==> flow/design.v <==
module color_proc
  # (parameter
      c_img_cols    = 160,  
      c_img_rows    = 120,  
      c_img_pxls    = c_img_cols * c_img_rows,
      c_nb_img_pxls = $clog2(c_img_pxls),  
      c_nb_cols     = $clog2(c_img_cols),
      c_nb_rows     = $clog2(c_img_rows),
      c_outframe_cols = 16,  
      c_outframe_rows = 8,   
      c_inframe_cols = c_img_cols-2*c_outframe_cols,  
      c_inframe_rows = c_img_rows-2*c_outframe_rows,  
      c_inframe_pxls = c_inframe_cols * c_inframe_rows,  
      c_nb_inframe_pxls = $clog2(c_inframe_pxls),  
      c_nb_inframe_cols = $clog2(c_inframe_cols),  
      c_hist_bins = 8,  
      c_nb_hist_bins = 3,  
      c_nb_hist_val = 11,  
      c_min_colorpixels = 128,   
    c_nb_buf_red   =  4,   
    c_nb_buf_green =  4,   
    c_nb_buf_blue  =  4,   
    c_nb_buf       =   c_nb_buf_red + c_nb_buf_green + c_nb_buf_blue
  )
  (
    input        rst,        
    input        clk,        
    input [2:0] rgbfilter,  
    input        new_frame_i,  
    input  [c_nb_buf-1:0]      orig_pxl,   
    output [c_nb_img_pxls-1:0] orig_addr,  
    output                     proc_we,   
    output [c_nb_buf-1:0]      proc_pxl,  
    output [c_nb_img_pxls-1:0] proc_addr,  
    output reg   new_frame_proc_o,  
    output reg [c_nb_inframe_pxls-1:0] colorpxls_o,
    output [c_nb_hist_val-1:0] colorpxls_bin0,
    output [c_nb_hist_val-1:0] colorpxls_bin1,
    output [c_nb_hist_val-1:0] colorpxls_bin2,
    output [c_nb_hist_val-1:0] colorpxls_bin3,
    output [c_nb_hist_val-1:0] colorpxls_bin4,
    output [c_nb_hist_val-1:0] colorpxls_bin5,
    output [c_nb_hist_val-1:0] colorpxls_bin6,
    output [c_nb_hist_val-1:0] colorpxls_bin7,
    output reg [c_nb_inframe_pxls-2:0] colorpxls_left_o,
    output reg [c_nb_inframe_pxls-2:0] colorpxls_rght_o,
    output reg [c_nb_inframe_pxls-2:0] colorpxls_bin012_o,
    output reg [c_nb_inframe_pxls-2:0] colorpxls_bin567_o,  
    output reg [c_nb_inframe_pxls-2:0] colorpxls_bin01_o,
    output reg [c_nb_inframe_pxls-2:0] colorpxls_bin67_o  
  );
  localparam c_msb_red = c_nb_buf-1;
  localparam c_msb_blu = c_nb_buf_blue-1;
  localparam c_msb_grn = c_msb_blu + c_nb_buf_green;
  reg [c_nb_img_pxls-1:0]  cnt_pxl;
  reg [c_nb_img_pxls-1:0]  cnt_pxl_proc;
  reg [c_nb_img_pxls-1:0]  cnt_pxl_proc_rg;  
  wire end_pxl_cnt;
  wire end_ln;
  wire inner_frame;  
  reg  inner_frame_rg;  
  wire [c_nb_buf_red-1:0]   red;
  wire [c_nb_buf_green-1:0] grn;
  wire [c_nb_buf_blue-1:0]  blu;
  wire [5:0] rgb222;
  reg    red_limit;
  reg    grn_limit;  
  reg    blu_limit;  
  reg    yel_limit;  
  reg    cya_limit;  
  reg    mag_limit;  
  reg    gra_limit;  
  reg    color_threshold;  
  wire    whi_limit;  
  wire red_gt_grn, red_gt_blu, grn_gt_blu;
  wire [c_nb_buf_red-1:0]  red_grn_absdif;
  wire [c_nb_buf_red-1:0]  red_blu_absdif;
  wire [c_nb_buf_green-1:0] grn_blu_absdif;
  localparam  [c_nb_buf_red-1:0] c_simil_limit = 2;  
  localparam  [c_nb_buf_red-1:0] c_vdif_limit = 7;  
  wire red_grn_simil, red_blu_simil, grn_blu_simil;
  wire red_grn_vdif, red_blu_vdif, grn_blu_vdif;
  localparam  C_BLACK_PXL = {c_nb_img_pxls{1'b0}};
  integer ind; 
  reg [c_nb_hist_val-1:0] histogram_tmp [c_hist_bins-1:0]; 
  reg [c_nb_hist_val-1:0] histogram     [c_hist_bins-1:0]; 
  reg [c_nb_inframe_pxls-1:0] colorpxls;
  reg [c_nb_inframe_pxls-2:0] colorpxls_left;
  reg [c_nb_inframe_pxls-2:0] colorpxls_rght;
  reg [c_nb_inframe_pxls-2:0] colorpxls_bin012;
  reg [c_nb_inframe_pxls-2:0] colorpxls_bin567;  
  reg [c_nb_inframe_pxls-2:0] colorpxls_bin01;
  reg [c_nb_inframe_pxls-2:0] colorpxls_bin67;  
  reg [c_nb_cols-1:0] col, col_rg;
  wire [c_nb_cols-1:0] col_inframe;
  wire [c_nb_hist_bins-1:0] hist_bin;
  reg  [c_nb_hist_bins-1:0] hist_bin_rg;  
  reg [c_nb_rows-1:0] row_num;
  reg       processing;  
  reg [c_nb_buf-1:0] orig_pxl_rg; 
  assign red = orig_pxl[c_msb_red:c_msb_grn+1];
  assign grn = orig_pxl[c_msb_grn:c_msb_blu+1];
  assign blu = orig_pxl[c_msb_blu:0];
  reg    proc_we_rg1, proc_we_rg2;
  always @ (posedge rst, posedge clk)
  begin
    if (rst) begin
      orig_pxl_rg     <= 0;
      inner_frame_rg  <= 1'b0;
      hist_bin_rg     <= 0;
      cnt_pxl_proc_rg <= 0;
      proc_we_rg2     <= 0;
    end
    else begin
      orig_pxl_rg    <= orig_pxl;
      inner_frame_rg <= inner_frame;
      hist_bin_rg    <= hist_bin;
      cnt_pxl_proc_rg <= cnt_pxl_proc;
      proc_we_rg2     <= proc_we_rg1;
    end
  end
  always @ (posedge rst, posedge clk)
  begin
    if (rst) begin
      cnt_pxl    <= 0;
      cnt_pxl_proc <= 0;
      processing <= 1'b0;    
      proc_we_rg1 <= 1'b0;    
    end
    else begin
      proc_we_rg1 <= processing;   
      if (processing) begin
        cnt_pxl_proc <= cnt_pxl;
        if (end_pxl_cnt) begin
          cnt_pxl <= 0;
          processing <= 1'b0;
        end
        else
          cnt_pxl <= cnt_pxl + 1'b1;
      end
      else begin  
        if (new_frame_i) begin
          processing <= 1'b1;
        end
      end
    end
  end
  assign end_pxl_cnt = (cnt_pxl == c_img_pxls-1) ? 1'b1 : 1'b0;
  assign orig_addr = cnt_pxl;
  assign proc_addr = cnt_pxl_proc_rg;
  assign end_ln = (col == c_img_cols-1)? 1'b1 : 1'b0;
  always @ (posedge clk, posedge rst) 
  begin
    if (rst) begin   
      row_num <=0;
    end 
    else begin
      if (processing) begin
        if (end_pxl_cnt) begin
          row_num <= 0;
        end
        else if (end_ln) begin
          row_num <= row_num +1'b1;
        end
      end
      else begin
        row_num <=0;
      end
    end 
  end
  always @ (posedge clk, posedge rst) 
  begin
    if (rst) begin   
      col <= 0;
    end 
    else begin
      if (processing) begin
        if (end_ln) begin
          col <= 0;
        end
        else begin
          col <= col +1'b1;
        end 
      end 
      else begin
        col <=0;
      end
    end
  end
  always @ (posedge clk, posedge rst)
  begin
    if (rst) begin
      col_rg <= 0;
    end
    else begin
      col_rg <= col;
    end
  end 
  assign inner_frame = (col_rg  >= c_outframe_cols  &&   
                        col_rg  <  c_img_cols-c_outframe_cols &&   
                        row_num >= c_outframe_rows &&    
                        row_num <  c_img_rows-c_outframe_rows)   
                     ? 1'b1 : 1'b0;
  assign rgb222 = {red[c_nb_buf_red-1:c_nb_buf_red-2],
                   grn[c_nb_buf_green-1:c_nb_buf_green-2],
                   blu[c_nb_buf_blue-1:c_nb_buf_blue-2]};
  assign red_gt_grn = (red > grn) ? 1'b1 : 1'b0;
  assign red_gt_blu = (red > blu) ? 1'b1 : 1'b0;
  assign grn_gt_blu = (grn > blu) ? 1'b1 : 1'b0;
  assign red_grn_absdif = red_gt_grn ? red - grn : grn - red;
  assign red_blu_absdif = red_gt_blu ? red - blu : blu - red;
  assign grn_blu_absdif = grn_gt_blu ? grn - blu : blu - grn;
  assign red_grn_simil = (red_grn_absdif <= c_simil_limit) ? 1'b1 : 1'b0;
  assign red_blu_simil = (red_blu_absdif <= c_simil_limit) ? 1'b1 : 1'b0;
  assign grn_blu_simil = (grn_blu_absdif <= c_simil_limit) ? 1'b1 : 1'b0;
  assign red_grn_vdif = (red_grn_absdif >= c_vdif_limit) ? 1'b1 : 1'b0;
  assign red_blu_vdif = (red_blu_absdif >= c_vdif_limit) ? 1'b1 : 1'b0;
  assign grn_blu_vdif = (grn_blu_absdif >= c_vdif_limit) ? 1'b1 : 1'b0;
  always @ (*)
  begin
    red_limit = 1'b0;
    grn_limit = 1'b0;
    blu_limit = 1'b0;
    yel_limit = 1'b0;
    cya_limit = 1'b0;
    mag_limit = 1'b0;
    gra_limit = 1'b0;
    if (red_gt_grn) begin               
      if (red_gt_blu) begin              
        if (grn_gt_blu) begin              
          if (red_grn_vdif) begin            
            red_limit = 1'b1;                 
          end
          else if (red_grn_simil) begin      
            if (red_blu_simil) begin         
              gra_limit = 1'b1;                 
            end
            else if (grn_blu_vdif) begin     
              yel_limit = 1'b1;                 
            end
          end
        end
        else begin                        
          if (red_blu_vdif) begin            
            red_limit = 1'b1;                 
          end
          else if (red_blu_simil) begin      
            if (red_grn_simil) begin         
              gra_limit = 1'b1;                 
            end
            else if (grn_blu_vdif) begin     
              mag_limit = 1'b1;                 
            end
          end
        end
      end
      else begin                          
        if (red_blu_vdif) begin             
          blu_limit = 1'b1;                   
        end
        else if (red_blu_simil) begin       
          if (grn_blu_simil) begin            
            gra_limit = 1'b1;                   
          end
          else if (red_grn_vdif) begin        
            mag_limit = 1'b1;                   
          end
        end
      end
    end
    else begin                          
      if (red_gt_blu) begin               
        if (red_grn_vdif) begin             
          grn_limit = 1'b1;                  
        end
        else if (red_grn_simil) begin     
          if (red_blu_vdif) begin          
            yel_limit = 1'b1;               
          end
          else if (grn_blu_simil) begin    
            gra_limit = 1'b1;                
          end
        end
      end
      else begin                          
        if (grn_gt_blu) begin               
          if (grn_blu_vdif) begin            
            grn_limit = 1'b1;                   
          end
          else if (grn_blu_simil) begin       
            if (red_blu_vdif) begin             
              cya_limit = 1'b1;                  
            end
            else if (red_grn_simil) begin       
              gra_limit = 1'b1;                   
            end
          end
        end
        else begin                        
          if (grn_blu_vdif) begin          
            blu_limit = 1'b1;                   
          end
          else if (grn_blu_simil) begin     
            if (red_blu_simil) begin         
              gra_limit = 1'b1;                   
            end
            else if (red_grn_vdif) begin     
              cya_limit = 1'b1;                  
            end
          end
        end
      end
    end
  end
  assign whi_limit = gra_limit &
                     red[c_nb_buf_red-1]   &
                     grn[c_nb_buf_green-1] &
                     blu[c_nb_buf_blue-1]  &
                     red[c_nb_buf_red-2]   &
                     grn[c_nb_buf_green-2] &
                     blu[c_nb_buf_blue-2];
  assign col_inframe = col_rg - c_outframe_cols;
  assign hist_bin = col_inframe[c_nb_inframe_cols-1:c_nb_inframe_cols-c_nb_hist_bins];   
  always @ (posedge clk, posedge rst) 
  begin
    if (rst) begin  
      for(ind=0;ind<c_hist_bins;ind=ind+1) begin
        histogram_tmp[ind] <=  0;  
      end
      colorpxls         <= 0;  
      colorpxls_left    <= 0;  
      colorpxls_rght    <= 0;  
      colorpxls_bin012 <= 0;
      colorpxls_bin567 <= 0; 
      colorpxls_bin01  <= 0; 
      colorpxls_bin67  <= 0; 
    end 
    else begin 
      if (end_pxl_cnt) begin
        for(ind=0;ind<c_hist_bins;ind=ind+1) begin
          histogram_tmp[ind]  <= 0;  
        end
        colorpxls         <= 0;  
        colorpxls_left    <= 0;  
        colorpxls_rght    <= 0;  
        colorpxls_bin012 <= 0;
        colorpxls_bin567 <= 0; 
        colorpxls_bin01  <= 0; 
        colorpxls_bin67  <= 0; 
      end
      else begin
        if (inner_frame_rg == 1'b1) begin
          if (color_threshold == 1'b1) begin  
            histogram_tmp[hist_bin_rg] <= histogram_tmp[hist_bin_rg] + 1'b1;
            colorpxls <= colorpxls + 1;
            case (hist_bin)
              3'd0: begin
                colorpxls_left   <= colorpxls_left   + 1'b1;  
                colorpxls_bin012 <= colorpxls_bin012 + 1'b1;  
                colorpxls_bin01  <= colorpxls_bin01  + 1'b1;  
              end
              3'd1: begin
                colorpxls_left   <= colorpxls_left   + 1'b1;  
                colorpxls_bin012 <= colorpxls_bin012 + 1'b1;  
                colorpxls_bin01  <= colorpxls_bin01  + 1'b1;  
              end
              3'd2: begin
                colorpxls_left   <= colorpxls_left   + 1'b1;  
                colorpxls_bin012 <= colorpxls_bin012 + 1'b1;  
              end
              3'd3: begin
                colorpxls_left   <= colorpxls_left + 1'b1;   
              end
              3'd4: begin
                colorpxls_rght   <= colorpxls_rght + 1'b1;   
              end
              3'd5: begin
                colorpxls_rght   <= colorpxls_rght  + 1'b1;   
                colorpxls_bin567 <= colorpxls_bin567 + 1'b1;  
              end
              3'd6: begin
                colorpxls_rght   <= colorpxls_rght   + 1'b1;  
                colorpxls_bin567 <= colorpxls_bin567 + 1'b1;  
                colorpxls_bin67  <= colorpxls_bin67  + 1'b1;  
              end
              3'd7: begin
                colorpxls_rght   <= colorpxls_rght   + 1'b1;  
                colorpxls_bin567 <= colorpxls_bin567 + 1'b1;  
                colorpxls_bin67  <= colorpxls_bin67  + 1'b1;  
              end
            endcase
          end
        end
      end
    end
  end
  always @ (posedge clk, posedge rst) 
  begin
    if (rst) begin
      new_frame_proc_o   <= 1'b0;
      for(ind=0;ind<c_hist_bins;ind=ind+1) begin
        histogram[ind] <= 0;  
      end     
      colorpxls_o        <= 0;
      colorpxls_left_o   <= 0;
      colorpxls_rght_o   <= 0;
      colorpxls_bin012_o <= 0;
      colorpxls_bin567_o <= 0;
      colorpxls_bin01_o  <= 0;
      colorpxls_bin67_o  <= 0;
    end
    else if (end_pxl_cnt) begin
      new_frame_proc_o   <= 1'b1;
      for(ind=0;ind<c_hist_bins;ind=ind+1) begin
        histogram[ind] <= histogram_tmp[ind];
      end   
      colorpxls_o        <= colorpxls;
      colorpxls_left_o   <= colorpxls_left;
      colorpxls_rght_o   <= colorpxls_rght;
      colorpxls_bin012_o <= colorpxls_bin012;
      colorpxls_bin567_o <= colorpxls_bin567;
      colorpxls_bin01_o  <= colorpxls_bin01;
      colorpxls_bin67_o  <= colorpxls_bin67;
    end
    else
      new_frame_proc_o  <= 1'b0;
  end
  assign colorpxls_bin0 = histogram[0];
  assign colorpxls_bin1 = histogram[1];
  assign colorpxls_bin2 = histogram[2];
  assign colorpxls_bin3 = histogram[3];
  assign colorpxls_bin4 = histogram[4];
  assign colorpxls_bin5 = histogram[5];
  assign colorpxls_bin6 = histogram[6];
  assign colorpxls_bin7 = histogram[7];
  assign proc_pxl = color_threshold ? orig_pxl_rg : C_BLACK_PXL;
  assign proc_we  = proc_we_rg2;
  always @ (posedge clk)  
  begin
    color_threshold <= 1'b1;
    case (rgbfilter)
      3'b000:  
        color_threshold <= 1'b1;
      3'b100: begin  
        color_threshold <= red_limit;
      end
      3'b010: begin  
        color_threshold <= grn_limit;
      end
      3'b001: begin  
        color_threshold <= blu_limit;
      end
      3'b110: begin  
        color_threshold <= yel_limit;
      end
      3'b101: begin  
        color_threshold <= mag_limit;
      end
      3'b011: begin  
        color_threshold <= cya_limit;
      end
      3'b111: begin  
        color_threshold <= whi_limit;
      end
    endcase
  end
endmodule
module centroid
  # (parameter
      c_img_cols    = 160,  
      c_img_rows    = 120,  
      c_img_pxls    = c_img_cols * c_img_rows,
      c_nb_img_pxls = $clog2(c_img_pxls),  
      c_nb_cols     = $clog2(c_img_cols),
      c_nb_rows     = $clog2(c_img_rows),
      c_inframe_cols = 128,  
      c_inframe_rows = 104,  
      c_inframe_pxls = c_inframe_cols * c_inframe_rows,  
      c_nb_inframe_pxls = $clog2(c_inframe_pxls),  
      c_hist_bins = 8,  
      c_nb_hist_bins = $clog2(c_hist_bins),  
      c_nb_hist_val = $clog2(c_inframe_rows *(c_inframe_cols/c_hist_bins)), 
      c_nb_centroid = 8,
      c_nb_prox  = 3,
      c_min_colorpxls = 128  
  )
  (
    input        rst,        
    input        clk,        
    input        new_frame_proc_i,  
    input [c_nb_inframe_pxls-1:0] colorpxls_i,
    input [c_nb_hist_val-1:0] colorpxls_bin0_i,
    input [c_nb_hist_val-1:0] colorpxls_bin7_i,
    input [c_nb_inframe_pxls-2:0] colorpxls_left_i,
    input [c_nb_inframe_pxls-2:0] colorpxls_rght_i,
    input [c_nb_inframe_pxls-2:0] colorpxls_bin012_i,  
    input [c_nb_inframe_pxls-2:0] colorpxls_bin567_i,  
    input [c_nb_inframe_pxls-2:0] colorpxls_bin01_i,  
    input [c_nb_inframe_pxls-2:0] colorpxls_bin67_i,  
    output reg [c_nb_centroid-1:0] centroid_o,
    output reg new_centroid_o,      
    output reg [c_nb_prox-1:0] proximity_o   
  );
  wire [c_nb_inframe_pxls-2:0] colorpxls_half;
  wire [c_nb_inframe_pxls-2:0] colorpxls_div;
  reg [c_nb_centroid-1:0] centroid_tmp;
  reg [c_nb_prox-1:0]     proximity_tmp;    
  wire left;
  wire [c_nb_inframe_pxls-2:0] absdif_lft_rght;
  assign left = (colorpxls_left_i > colorpxls_rght_i) ? 1'b1 : 1'b0;
  assign absdif_lft_rght = (left == 1'b1) ? (colorpxls_left_i - colorpxls_rght_i) :
                                            (colorpxls_rght_i - colorpxls_left_i);
  assign colorpxls_half = colorpxls_i[c_nb_inframe_pxls-1:1];
  assign colorpxls_div = {3'b0 , colorpxls_i[c_nb_inframe_pxls-1:4]};
  always @(*) 
  begin
    centroid_tmp = 0;  
    if (colorpxls_i <= c_min_colorpxls)  
      centroid_tmp = 0;
    else if (absdif_lft_rght < colorpxls_div)   
      centroid_tmp[4:3] = 2'b11;  
    else if (left) begin  
      if (colorpxls_bin0_i >= colorpxls_half) 
        centroid_tmp[0] = 1'b1;  
      else if (colorpxls_bin01_i >= colorpxls_half) 
        centroid_tmp[1] = 1'b1;  
      else if (colorpxls_bin012_i >= colorpxls_half) 
        centroid_tmp[2] = 1'b1;  
      else  
        centroid_tmp[3] = 1'b1;  
    end
    else begin  
      if (colorpxls_bin7_i >= colorpxls_half) 
        centroid_tmp[7] = 1'b1;  
      else if (colorpxls_bin67_i >= colorpxls_half) 
        centroid_tmp[6] = 1'b1;  
      else if (colorpxls_bin567_i >= colorpxls_half) 
        centroid_tmp[5] = 1'b1;  
      else  
        centroid_tmp[4] = 1'b1;  
    end
  end
  always @(*)
  begin
    if (colorpxls_i[c_nb_inframe_pxls-1] == 1'b1) begin  
        proximity_tmp = 3'd7; 
    end
    else if (colorpxls_i[c_nb_inframe_pxls-2] == 1'b1) begin  
      if (colorpxls_i[c_nb_inframe_pxls-3] == 1'b1) begin  
        proximity_tmp = 3'd7;   
      end
      else
        proximity_tmp = 3'd6;   
    end
    else if (colorpxls_i[c_nb_inframe_pxls-3] == 1'b1) begin  
      proximity_tmp = 3'd5;   
    end
    else if (colorpxls_i[c_nb_inframe_pxls-4] == 1'b1) begin  
      proximity_tmp = 3'd4;   
    end
    else if (colorpxls_i[c_nb_inframe_pxls-5] == 1'b1) begin  
      proximity_tmp = 3'd3;   
    end
    else if (colorpxls_i[c_nb_inframe_pxls-6] == 1'b1) begin  
      proximity_tmp = 3'd2;   
    end
    else if (colorpxls_i[c_nb_inframe_pxls-7] == 1'b1) begin  
      proximity_tmp = 3'd1;   
    end
    else
      proximity_tmp = 3'd0;   
  end
  always @ (posedge clk, posedge rst) 
  begin
    if (rst) begin
      new_centroid_o <= 1'b0;
      centroid_o <= 0; 
      proximity_o <= 0;
    end
    else begin
      new_centroid_o <= new_frame_proc_i;
      if (new_frame_proc_i == 1'b1) begin
        centroid_o <= centroid_tmp; 
        proximity_o <= proximity_tmp;
      end
    end
  end
endmodule
module color_centroid
  (
    input         clk,
    input         rst,           
    input  [2:0]  rgbfilter,     
    input         new_frame_i,   
    output [14:0] orig_addr,
    input  [11:0] orig_pxl,
    output        proc_we,
    output [14:0] proc_addr,
    output [11:0] proc_pxl,
    output [7:0]  centroid,
    output        new_centroid,
    output [2:0]  proximity
  );
  localparam c_img_cols      = 160;
  localparam c_img_rows      = 120;
  localparam c_img_pxls      = c_img_cols * c_img_rows;
  localparam c_nb_img_cols   = 8;
  localparam c_nb_img_rows   = 7;
  localparam c_nb_img_pxls   = 15;
  localparam c_outframe_cols = 16;
  localparam c_outframe_rows = 8;
  localparam c_inframe_cols  = c_img_cols-2*c_outframe_cols;  
  localparam c_inframe_rows  = c_img_rows-2*c_outframe_rows;  
  localparam c_inframe_pxls  = c_inframe_cols * c_inframe_rows;  
  localparam c_nb_inframe_pxls = 14;
  localparam c_hist_bins     = 8;
  localparam c_nb_hist_bins  = 3;
  localparam c_nb_hist_val   = 11;
  localparam c_nb_centroid   = 8;
  localparam c_nb_prox       = 3;
  localparam c_nb_buf_red    = 4;
  localparam c_nb_buf_green  = 4;
  localparam c_nb_buf_blue   = 4;
  localparam c_nb_buf        = 12;
  wire [c_nb_hist_val-1:0] colorpxls_bin0;
  wire [c_nb_hist_val-1:0] colorpxls_bin7;
  wire [c_nb_inframe_pxls-1:0] colorpxls;
  wire [c_nb_inframe_pxls-2:0] colorpxls_left;
  wire [c_nb_inframe_pxls-2:0] colorpxls_rght;
  wire [c_nb_inframe_pxls-2:0] colorpxls_bin012;
  wire [c_nb_inframe_pxls-2:0] colorpxls_bin567;
  wire [c_nb_inframe_pxls-2:0] colorpxls_bin01;
  wire [c_nb_inframe_pxls-2:0] colorpxls_bin67;
  wire new_frame_proc;
  color_proc
    #(
      .c_img_cols     (c_img_cols),
      .c_img_rows     (c_img_rows),
      .c_img_pxls     (c_img_pxls),
      .c_nb_cols      (c_nb_img_cols),
      .c_nb_rows      (c_nb_img_rows),
      .c_nb_img_pxls  (c_nb_img_pxls),
      .c_outframe_cols(c_outframe_cols),
      .c_outframe_rows(c_outframe_rows),
      .c_inframe_cols (c_inframe_cols),
      .c_inframe_rows (c_inframe_rows),
      .c_inframe_pxls (c_inframe_pxls),
      .c_hist_bins    (c_hist_bins),
      .c_nb_hist_val  (c_nb_hist_val),
      .c_nb_buf_red   (c_nb_buf_red),
      .c_nb_buf_green (c_nb_buf_green),
      .c_nb_buf_blue  (c_nb_buf_blue),
      .c_nb_buf       (c_nb_buf)
    )
    color_filter
    (
      .rst        (rst),
      .clk        (clk),
      .rgbfilter  (rgbfilter),
      .new_frame_i(new_frame_i),
      .orig_addr  (orig_addr),
      .orig_pxl   (orig_pxl),
      .proc_we    (proc_we),
      .proc_addr  (proc_addr),
      .proc_pxl   (proc_pxl),
      .new_frame_proc_o (new_frame_proc),
      .colorpxls_o    (colorpxls),
      .colorpxls_bin0 (colorpxls_bin0),
      .colorpxls_bin1 (),
      .colorpxls_bin2 (),
      .colorpxls_bin3 (),
      .colorpxls_bin4 (),
      .colorpxls_bin5 (),
      .colorpxls_bin6 (),
      .colorpxls_bin7 (colorpxls_bin7),
      .colorpxls_left_o   (colorpxls_left),
      .colorpxls_rght_o   (colorpxls_rght),
      .colorpxls_bin012_o (colorpxls_bin012),
      .colorpxls_bin567_o (colorpxls_bin567),
      .colorpxls_bin01_o  (colorpxls_bin01),
      .colorpxls_bin67_o  (colorpxls_bin67)
    );
  centroid
    #(
      .c_img_cols     (c_img_cols),
      .c_img_rows     (c_img_rows),
      .c_img_pxls     (c_img_pxls),
      .c_nb_cols      (c_nb_img_cols),
      .c_nb_rows      (c_nb_img_rows),
      .c_nb_img_pxls  (c_nb_img_pxls),
      .c_inframe_cols (c_inframe_cols),
      .c_inframe_rows (c_inframe_rows),
      .c_inframe_pxls (c_inframe_pxls),
      .c_hist_bins    (c_hist_bins),
      .c_nb_hist_bins (c_nb_hist_bins),
      .c_nb_hist_val  (c_nb_hist_val),
      .c_nb_centroid  (c_nb_centroid),
      .c_nb_prox      (c_nb_prox),
      .c_min_colorpxls(128)
    )
    centroid_calc
    (
      .rst              (rst),
      .clk              (clk),
      .new_frame_proc_i (new_frame_proc),
      .colorpxls_i      (colorpxls),
      .colorpxls_bin0_i (colorpxls_bin0),
      .colorpxls_bin7_i (colorpxls_bin7),
      .colorpxls_left_i  (colorpxls_left),
      .colorpxls_rght_i  (colorpxls_rght),
      .colorpxls_bin012_i(colorpxls_bin012),
      .colorpxls_bin567_i(colorpxls_bin567),
      .colorpxls_bin01_i (colorpxls_bin01),
      .colorpxls_bin67_i (colorpxls_bin67),
      .centroid_o     (centroid),
      .new_centroid_o (new_centroid),
      .proximity_o    (proximity)
    );
endmodule
# Step by step through the tools: color_centroid
# Module color_centroid before and after one edit of its RTL, step after step.
# "before" refers to lines of the RTL above, "after" to lines of the edited file.
# "delta" is "after" less "before", of the values as shown; "rel_change_pct" is that difference over "before", in percent.
# Cell names lack the library's common part.
# Not given: --
# design
top	color_centroid
clock_port	clk
cell_library	sky130hd
pvt_corner	tt_025C_1v80

# The edit
# Unified diff, file above to edited file.
# The edit is scripted: it alters the design's behaviour and was not made to optimise anything.
# begin of diff
@@ -434,5 +434,5 @@
   assign colorpxls_bin6 = histogram[6];
   assign colorpxls_bin7 = histogram[7];
-  assign proc_pxl = color_threshold ? orig_pxl_rg : C_BLACK_PXL;
+  assign proc_pxl = orig_pxl_rg;
   assign proc_we  = proc_we_rg2;
   always @ (posedge clk)  
# end of diff

# Word-level counts
# Source: Yosys, flattened and elaborated. Widths are those after wreduce. Registers that Yosys merges into a memory's read port (data or address) are not register bits. Print and check cells do not count. Equal cells are merged and count once.
# classes
item	before	after	delta	rel_change_pct
reduce_and_logical	43	43	0	0.00
n_addsub	20	20	0	0.00
eq_ne	24	24	0	0.00
logic	6	6	0	0.00
muxes	179	178	-1	-0.56
cmp	22	22	0	0.00
# op_table
cell	before	after	delta	rel_change_pct
12-bit two-way mux	1	0	-1	-100.00
1-bit two-way mux	88	88	0	0.00
11-bit two-way mux	35	35	0	0.00
13-bit two-way mux	25	25	0	0.00
2-bit nonzero test	16	16	0	0.00
3-bit AND reduction	14	14	0	0.00
3-bit == test with constant B	12	12	0	0.00
3-bit two-way mux	10	10	0	0.00
13-bit by 1-bit adder with 13-bit output with constant B	6	6	0	0.00
1-bit bitwise AND	6	6	0	0.00
3-bit by 2-bit == test with 1-bit output with constant B	6	6	0	0.00
4-bit subtractor	6	6	0	0.00
4-bit two-way mux	5	5	0	0.00
13-bit greater-or-equal comparator	4	4	0	0.00
3-bit by 1-bit == test with 1-bit output with constant B	3	3	0	0.00
4-bit by 3-bit greater-or-equal comparator with 1-bit output with constant B	3	3	0	0.00
4-bit greater-than comparator	3	3	0	0.00
4-bit by 2-bit less-or-equal comparator with 1-bit output with constant B	3	3	0	0.00
1-bit logical AND	3	3	0	0.00
3-bit zero test	3	3	0	0.00
14-bit two-way mux	3	3	0	0.00
2-bit two-way mux	3	3	0	0.00
7-bit two-way mux	3	3	0	0.00
8-bit two-way mux	3	3	0	0.00
11-bit by 13-bit greater-or-equal comparator with 1-bit output	2	2	0	0.00
2-bit OR reduction	2	2	0	0.00
3-bit OR reduction	2	2	0	0.00
4-bit OR reduction	2	2	0	0.00
# Not every row of either side is listed.
# word_totals
item	before	after	delta	rel_change_pct
wordCells	335	334	-1	-0.30
in_bits	18	18	0	0.00
register_bits	395	395	0	0.00

# Logic depth
# Yosys ltp: most cells in a row. Word level: on the elaborated netlist, between registers, memories and ports. Mapped: between sequential cells and ports; inverters and the memories' decode and read muxes count.
# logic_depth
item	before	after	delta	rel_change_pct
ltp_word	19	19	0	0.00
ABC_AREA	0	0	--	--
depth_mapped	23	20	-3	-13.04
ltp_nobuf	20	18	-2	-10.00

# Mapped cells and area
# Source: synth_stat.txt of the flow (Yosys; design flattened, memories mapped). It holds for the ABC_AREA given above (unset counts as 0); a run with the other value may have another netlist.
# mapped
item	before	after	delta	rel_change_pct
mapped_area_um2	21003.9	21644.5	640.6	3.05
ffs	395	395	0	0.00
mapped_cells	2155	2322	167	7.75
seqArea_um2	9879.5	9879.5	0.0	0.00
# types
cell_type	before	after	delta	rel_change_pct
nand2_1	377	451	74	19.63
mux2_2	59	18	-41	-69.49
nand3_1	66	100	34	51.52
clkbuf_1	39	64	25	64.10
buf_2	29	9	-20	-68.97
o21ai_0	148	129	-19	-12.84
nor3_1	17	36	19	111.76
o31ai_1	7	25	18	257.14
mux2i_1	22	37	15	68.18
nor2_1	167	179	12	7.19
or3_1	22	34	12	54.55
a211o_1	5	16	11	220.00
a21oi_1	108	118	10	9.26
xnor2_1	34	27	-7	-20.59
and3_1	32	39	7	21.88
nand4_1	40	34	-6	-15.00
and2_1	16	10	-6	-37.50
buf_1	6	12	6	100.00
# Not every row of either side is listed.
# By module: a second synthesis without flattening, with its own total; a netlist apart from the flattened one above.
# unflattened
item	before	after	delta	rel_change_pct
hier_cells	2541	2521	-20	-0.79
hier_area_um2	23885.4	23716.5	-168.9	-0.71
# Each row is one instance without its submodules.
# modules_before
module	n_cells	seq_area_um2	n_inst	mod_area_um2
color_proc	2092	11230.8	1	20144.3
centroid	449	300.3	1	3741.1
color_centroid	0	0.0	1	0.0
# modules_after
module	n_cells	seq_area_um2	n_inst	mod_area_um2
color_proc	2072	11230.8	1	19975.4
centroid	449	300.3	1	3741.1
color_centroid	0	0.0	1	0.0

# Path before layout
# OpenSTA on the mapped netlist: ideal clock, no wires. The path of least setup slack (recovery checks aside). Input and output delay are each 20% of the period. Register names are those of the netlist, which keeps one name where synthesis merged equal registers.
# synth_path
item	before	after	delta	rel_change_pct
path_kind	input to register	input to register	--	--
startpoint	input orig_pxl[4]	input orig_pxl[3]	--	--
endpoint	register color_filter.color_threshold	register color_filter.color_threshold	--	--
arrival_time_ps	4482	4248	-234	-5.22
setup_time_ps	60	129	69	--
clock_period_ps	10000	10000	0	0.00
stages	13	10	-3	-23.08
path_slack_ps	5458	5624	166	--
delay_ps	2542	2377	-165	-6.49
period_less_setup_slack_ps	4542	4376	-166	-3.65
# "delay_ps" = arrival - input delay + setup time.
# "stages": output pins that drive a net of the path, with the launching flip-flop's if there is one; two outputs of one cell count as two.
# "period_less_setup_slack_ps" is the clock period less the worst setup slack; recovery checks do not enter. This is arithmetic on one report: input and output delays are still those of the set period (20% each).
# The rows between start and end are the longest chain of elaborated cells between them; the timing report does not say that the signal goes this way. Where chains are equally long, one stands for them.
# Each line given opens the expression or statement behind the cell; cells for indexed reads and writes are added by Yosys, which also makes memories of some case tables.
# At most two assigning lines are given for a register; there are more.
# synth_via_before
cell_sequence	inv_1 -> ha_1 -> inv_1 -> fa_1 -> and3_4 -> o21ai_4 -> a211oi_1 -> or3_1 -> a31o_1 -> nor4b_2 -> o21ai_1 -> a2111oi_2 -> a311o_1
elab_chain_len	19
cone_cells	83
cone_classes	add/sub (4); compare (6); mux (67); logic (6)
# synth_lines_before
item	line_no	rtl
from (decl)	596	input  [11:0] orig_pxl,
4-bit greater-than comparator	207	assign red_gt_grn = (red > grn) ? 1'b1 : 1'b0;
1-bit two-way mux	207
4-bit two-way mux	210	assign red_grn_absdif = red_gt_grn ? red - grn : grn - red;
4-bit by 2-bit less-or-equal comparator with 1-bit output	213	assign red_grn_simil = (red_grn_absdif <= c_simil_limit) ? 1'b1 : 1'b0;
1-bit two-way mux	213
1-bit two-way mux	294	else if (red_grn_simil) begin
1-bit two-way mux	291	if (red_blu_vdif) begin
1-bit two-way mux	290	else if (grn_blu_simil) begin
1-bit two-way mux	287	if (grn_blu_vdif) begin
1-bit two-way mux	286	if (grn_gt_blu) begin
1-bit two-way mux	272	if (red_gt_blu) begin
1-bit two-way mux	228	if (red_gt_grn) begin
1-bit bitwise AND x6	315	assign whi_limit = gra_limit &
1-bit parallel mux with 8-bit select	441	case (rgbfilter)
to (assign)	445	color_threshold <= red_limit;
to (assign)	448	color_threshold <= grn_limit;
to (decl)	73	reg    color_threshold;
# synth_via_after
cell_sequence	inv_1 -> ha_1 -> a21oi_1 -> nand2_1 -> mux2_2 -> a2111oi_2 -> o22a_1 -> nor3_1 -> a311oi_1 -> nand4_1
elab_chain_len	18
cone_cells	84
cone_classes	add/sub (4); compare (6); mux (68); logic (6)
# synth_lines_after
item	line_no	rtl
from (decl)	596	input  [11:0] orig_pxl,
4-bit greater-than comparator	208	assign red_gt_blu = (red > blu) ? 1'b1 : 1'b0;
1-bit two-way mux	208
4-bit two-way mux	211	assign red_blu_absdif = red_gt_blu ? red - blu : blu - red;
4-bit by 2-bit less-or-equal comparator with 1-bit output	214	assign red_blu_simil = (red_blu_absdif <= c_simil_limit) ? 1'b1 : 1'b0;
1-bit two-way mux	214
1-bit two-way mux	304	if (red_blu_simil) begin
1-bit two-way mux	303	else if (grn_blu_simil) begin
1-bit two-way mux	300	if (grn_blu_vdif) begin
1-bit two-way mux	286	if (grn_gt_blu) begin
1-bit two-way mux	272	if (red_gt_blu) begin
1-bit two-way mux	228	if (red_gt_grn) begin
1-bit bitwise AND x6	315	assign whi_limit = gra_limit &
1-bit parallel mux with 8-bit select	441	case (rgbfilter)
to (assign)	445	color_threshold <= red_limit;
to (assign)	448	color_threshold <= grn_limit;
to (decl)	73	reg    color_threshold;

# Timing after layout
# From the final timing report of each run of set A: the path of least setup slack in the routed layout; clock arrival at registers is part of the times.
# The path's times are printed in steps of 10 ps; the period is the one set.
# layout_path
item	before	after	delta	rel_change_pct
path_kind	register to register	register to register	--	--
startpoint	register color_filter.colorpxls_rght_o[1]	register color_filter.colorpxls_rght_o[2]	--	--
endpoint	register centroid_calc.centroid_o[7]	register centroid_calc.centroid_o[4]	--	--
clock_period_ps	5310	5310	0	0.00
setup_time_ps	130	90	-40	--
stages	21	18	-3	-14.29
path_slack_ps	670	520	-150	--
arrival_time_ps	5080	5290	210	4.13
# The rows between start and end are the longest chain of elaborated cells between them; the timing report does not say that the signal goes this way. Where chains are equally long, one stands for them.
# layout_via_before
cell_sequence	dfrtp_1 -> inv_1 -> ha_1 -> nor2b_1 -> o21ai_1 -> a211oi_2 -> nor4b_2 -> or2_1 -> mux2_2 -> a21oi_1 -> o21ai_0 -> xor2_1 -> ha_1 -> a21o_1 -> a211oi_1 -> a21oi_1 -> nor3_1 -> o21bai_1 -> nor3b_1 -> o211a_4 -> o32ai_2
elab_chain_len	6
cone_cells	9
lines_between	6
cone_classes	add/sub (2); compare (2); mux (5)
# layout_lines_before
item	line_no	rtl
from (decl)	46	output reg [c_nb_inframe_pxls-2:0] colorpxls_rght_o,
from (assign)	406	colorpxls_rght_o   <= 0;
from (assign)	419	colorpxls_rght_o   <= colorpxls_rght;
13-bit greater-than comparator	510	assign left = (colorpxls_left_i > colorpxls_rght_i) ? 1'b1 : 1'b0;
1-bit two-way mux	510
13-bit two-way mux	511	assign absdif_lft_rght = (left == 1'b1) ? (colorpxls_left_i - colorpxls_rght_i) :
13-bit by 10-bit less-than comparator with 1-bit output	520	else if (absdif_lft_rght < colorpxls_div)
3-bit two-way mux	520
8-bit two-way mux	518	if (colorpxls_i <= c_min_colorpxls)
to (assign)	577	centroid_o <= 0;
to (assign)	583	centroid_o <= centroid_tmp;
to (decl)	500	output reg [c_nb_centroid-1:0] centroid_o,
# layout_via_after
cell_sequence	dfrtp_1 -> inv_1 -> ha_1 -> a21oi_1 -> o21ai_0 -> a32oi_1 -> nand3_1 -> and2_1 -> mux2i_1 -> xor2_1 -> ha_1 -> a21o_1 -> a21oi_1 -> o21ai_0 -> a221oi_1 -> nand4_1 -> or4b_2 -> o221ai_1
elab_chain_len	6
cone_cells	9
lines_between	6
cone_classes	add/sub (2); compare (2); mux (5)
# layout_lines_after
item	line_no	rtl
from (decl)	46	output reg [c_nb_inframe_pxls-2:0] colorpxls_rght_o,
from (assign)	406	colorpxls_rght_o   <= 0;
from (assign)	419	colorpxls_rght_o   <= colorpxls_rght;
13-bit greater-than comparator	510	assign left = (colorpxls_left_i > colorpxls_rght_i) ? 1'b1 : 1'b0;
1-bit two-way mux	510
13-bit two-way mux	511	assign absdif_lft_rght = (left == 1'b1) ? (colorpxls_left_i - colorpxls_rght_i) :
13-bit by 10-bit less-than comparator with 1-bit output	520	else if (absdif_lft_rght < colorpxls_div)
2-bit two-way mux	520
8-bit two-way mux	518	if (colorpxls_i <= c_min_colorpxls)
to (assign)	577	centroid_o <= 0;
to (assign)	583	centroid_o <= centroid_tmp;
to (decl)	500	output reg [c_nb_centroid-1:0] centroid_o,

# Layout results
# Runs of the flow (Yosys, OpenROAD) on both versions; the two runs of a pair have the same settings. The constraints put input and output delay at 20% of the set period each and load the outputs with 0.01 pF.
# flow_settings_set_A
period_ns	5.31
CAP_MARGIN	20
CORE_MARGIN	2
CORE_UTILIZATION	40
SLEW_MARGIN	20
# results_set_A
item	before	after	delta	rel_change_pct
design.die.area_um2	54358.9	55989.0	1630.1	3.00
synthesis_area_um2	21003.9	21644.5	640.6	3.05
total_negative_slack_ps	0	0	0	--
total_power_mw	7.802	7.637	-0.165	-2.11
final_stdcell_area_um2	24009.3	24483.5	474.2	1.98
ws_setup_ps	670	519	-151	--
# flow_settings_set_B
CORE_ASPECT_RATIO	1.35
CORE_UTILIZATION	22
CTS_CLUSTER_DIAMETER	379
MAX_ROUTING_LAYER	met4
PLACE_DENSITY	0.83
SETUP_SLACK_MARGIN	0.72
SLEW_MARGIN	10
TNS_END_PERCENT	5
period_ns	4.34
CAP_MARGIN	20
CORE_MARGIN	2
# results_set_B
item	before	after	delta	rel_change_pct
design.die.area_um2	97987.3	100936.0	2948.7	3.01
synthesis_area_um2	21003.9	21644.5	640.6	3.05
total_negative_slack_ps	0	0	0	--
total_power_mw	9.657	9.685	0.028	0.29
final_stdcell_area_um2	25348.1	26188.9	840.8	3.32
ws_setup_ps	499	402	-97	--
# "total_power_mw" rests on the timing tool's default activity at the inputs, not on a simulated workload.
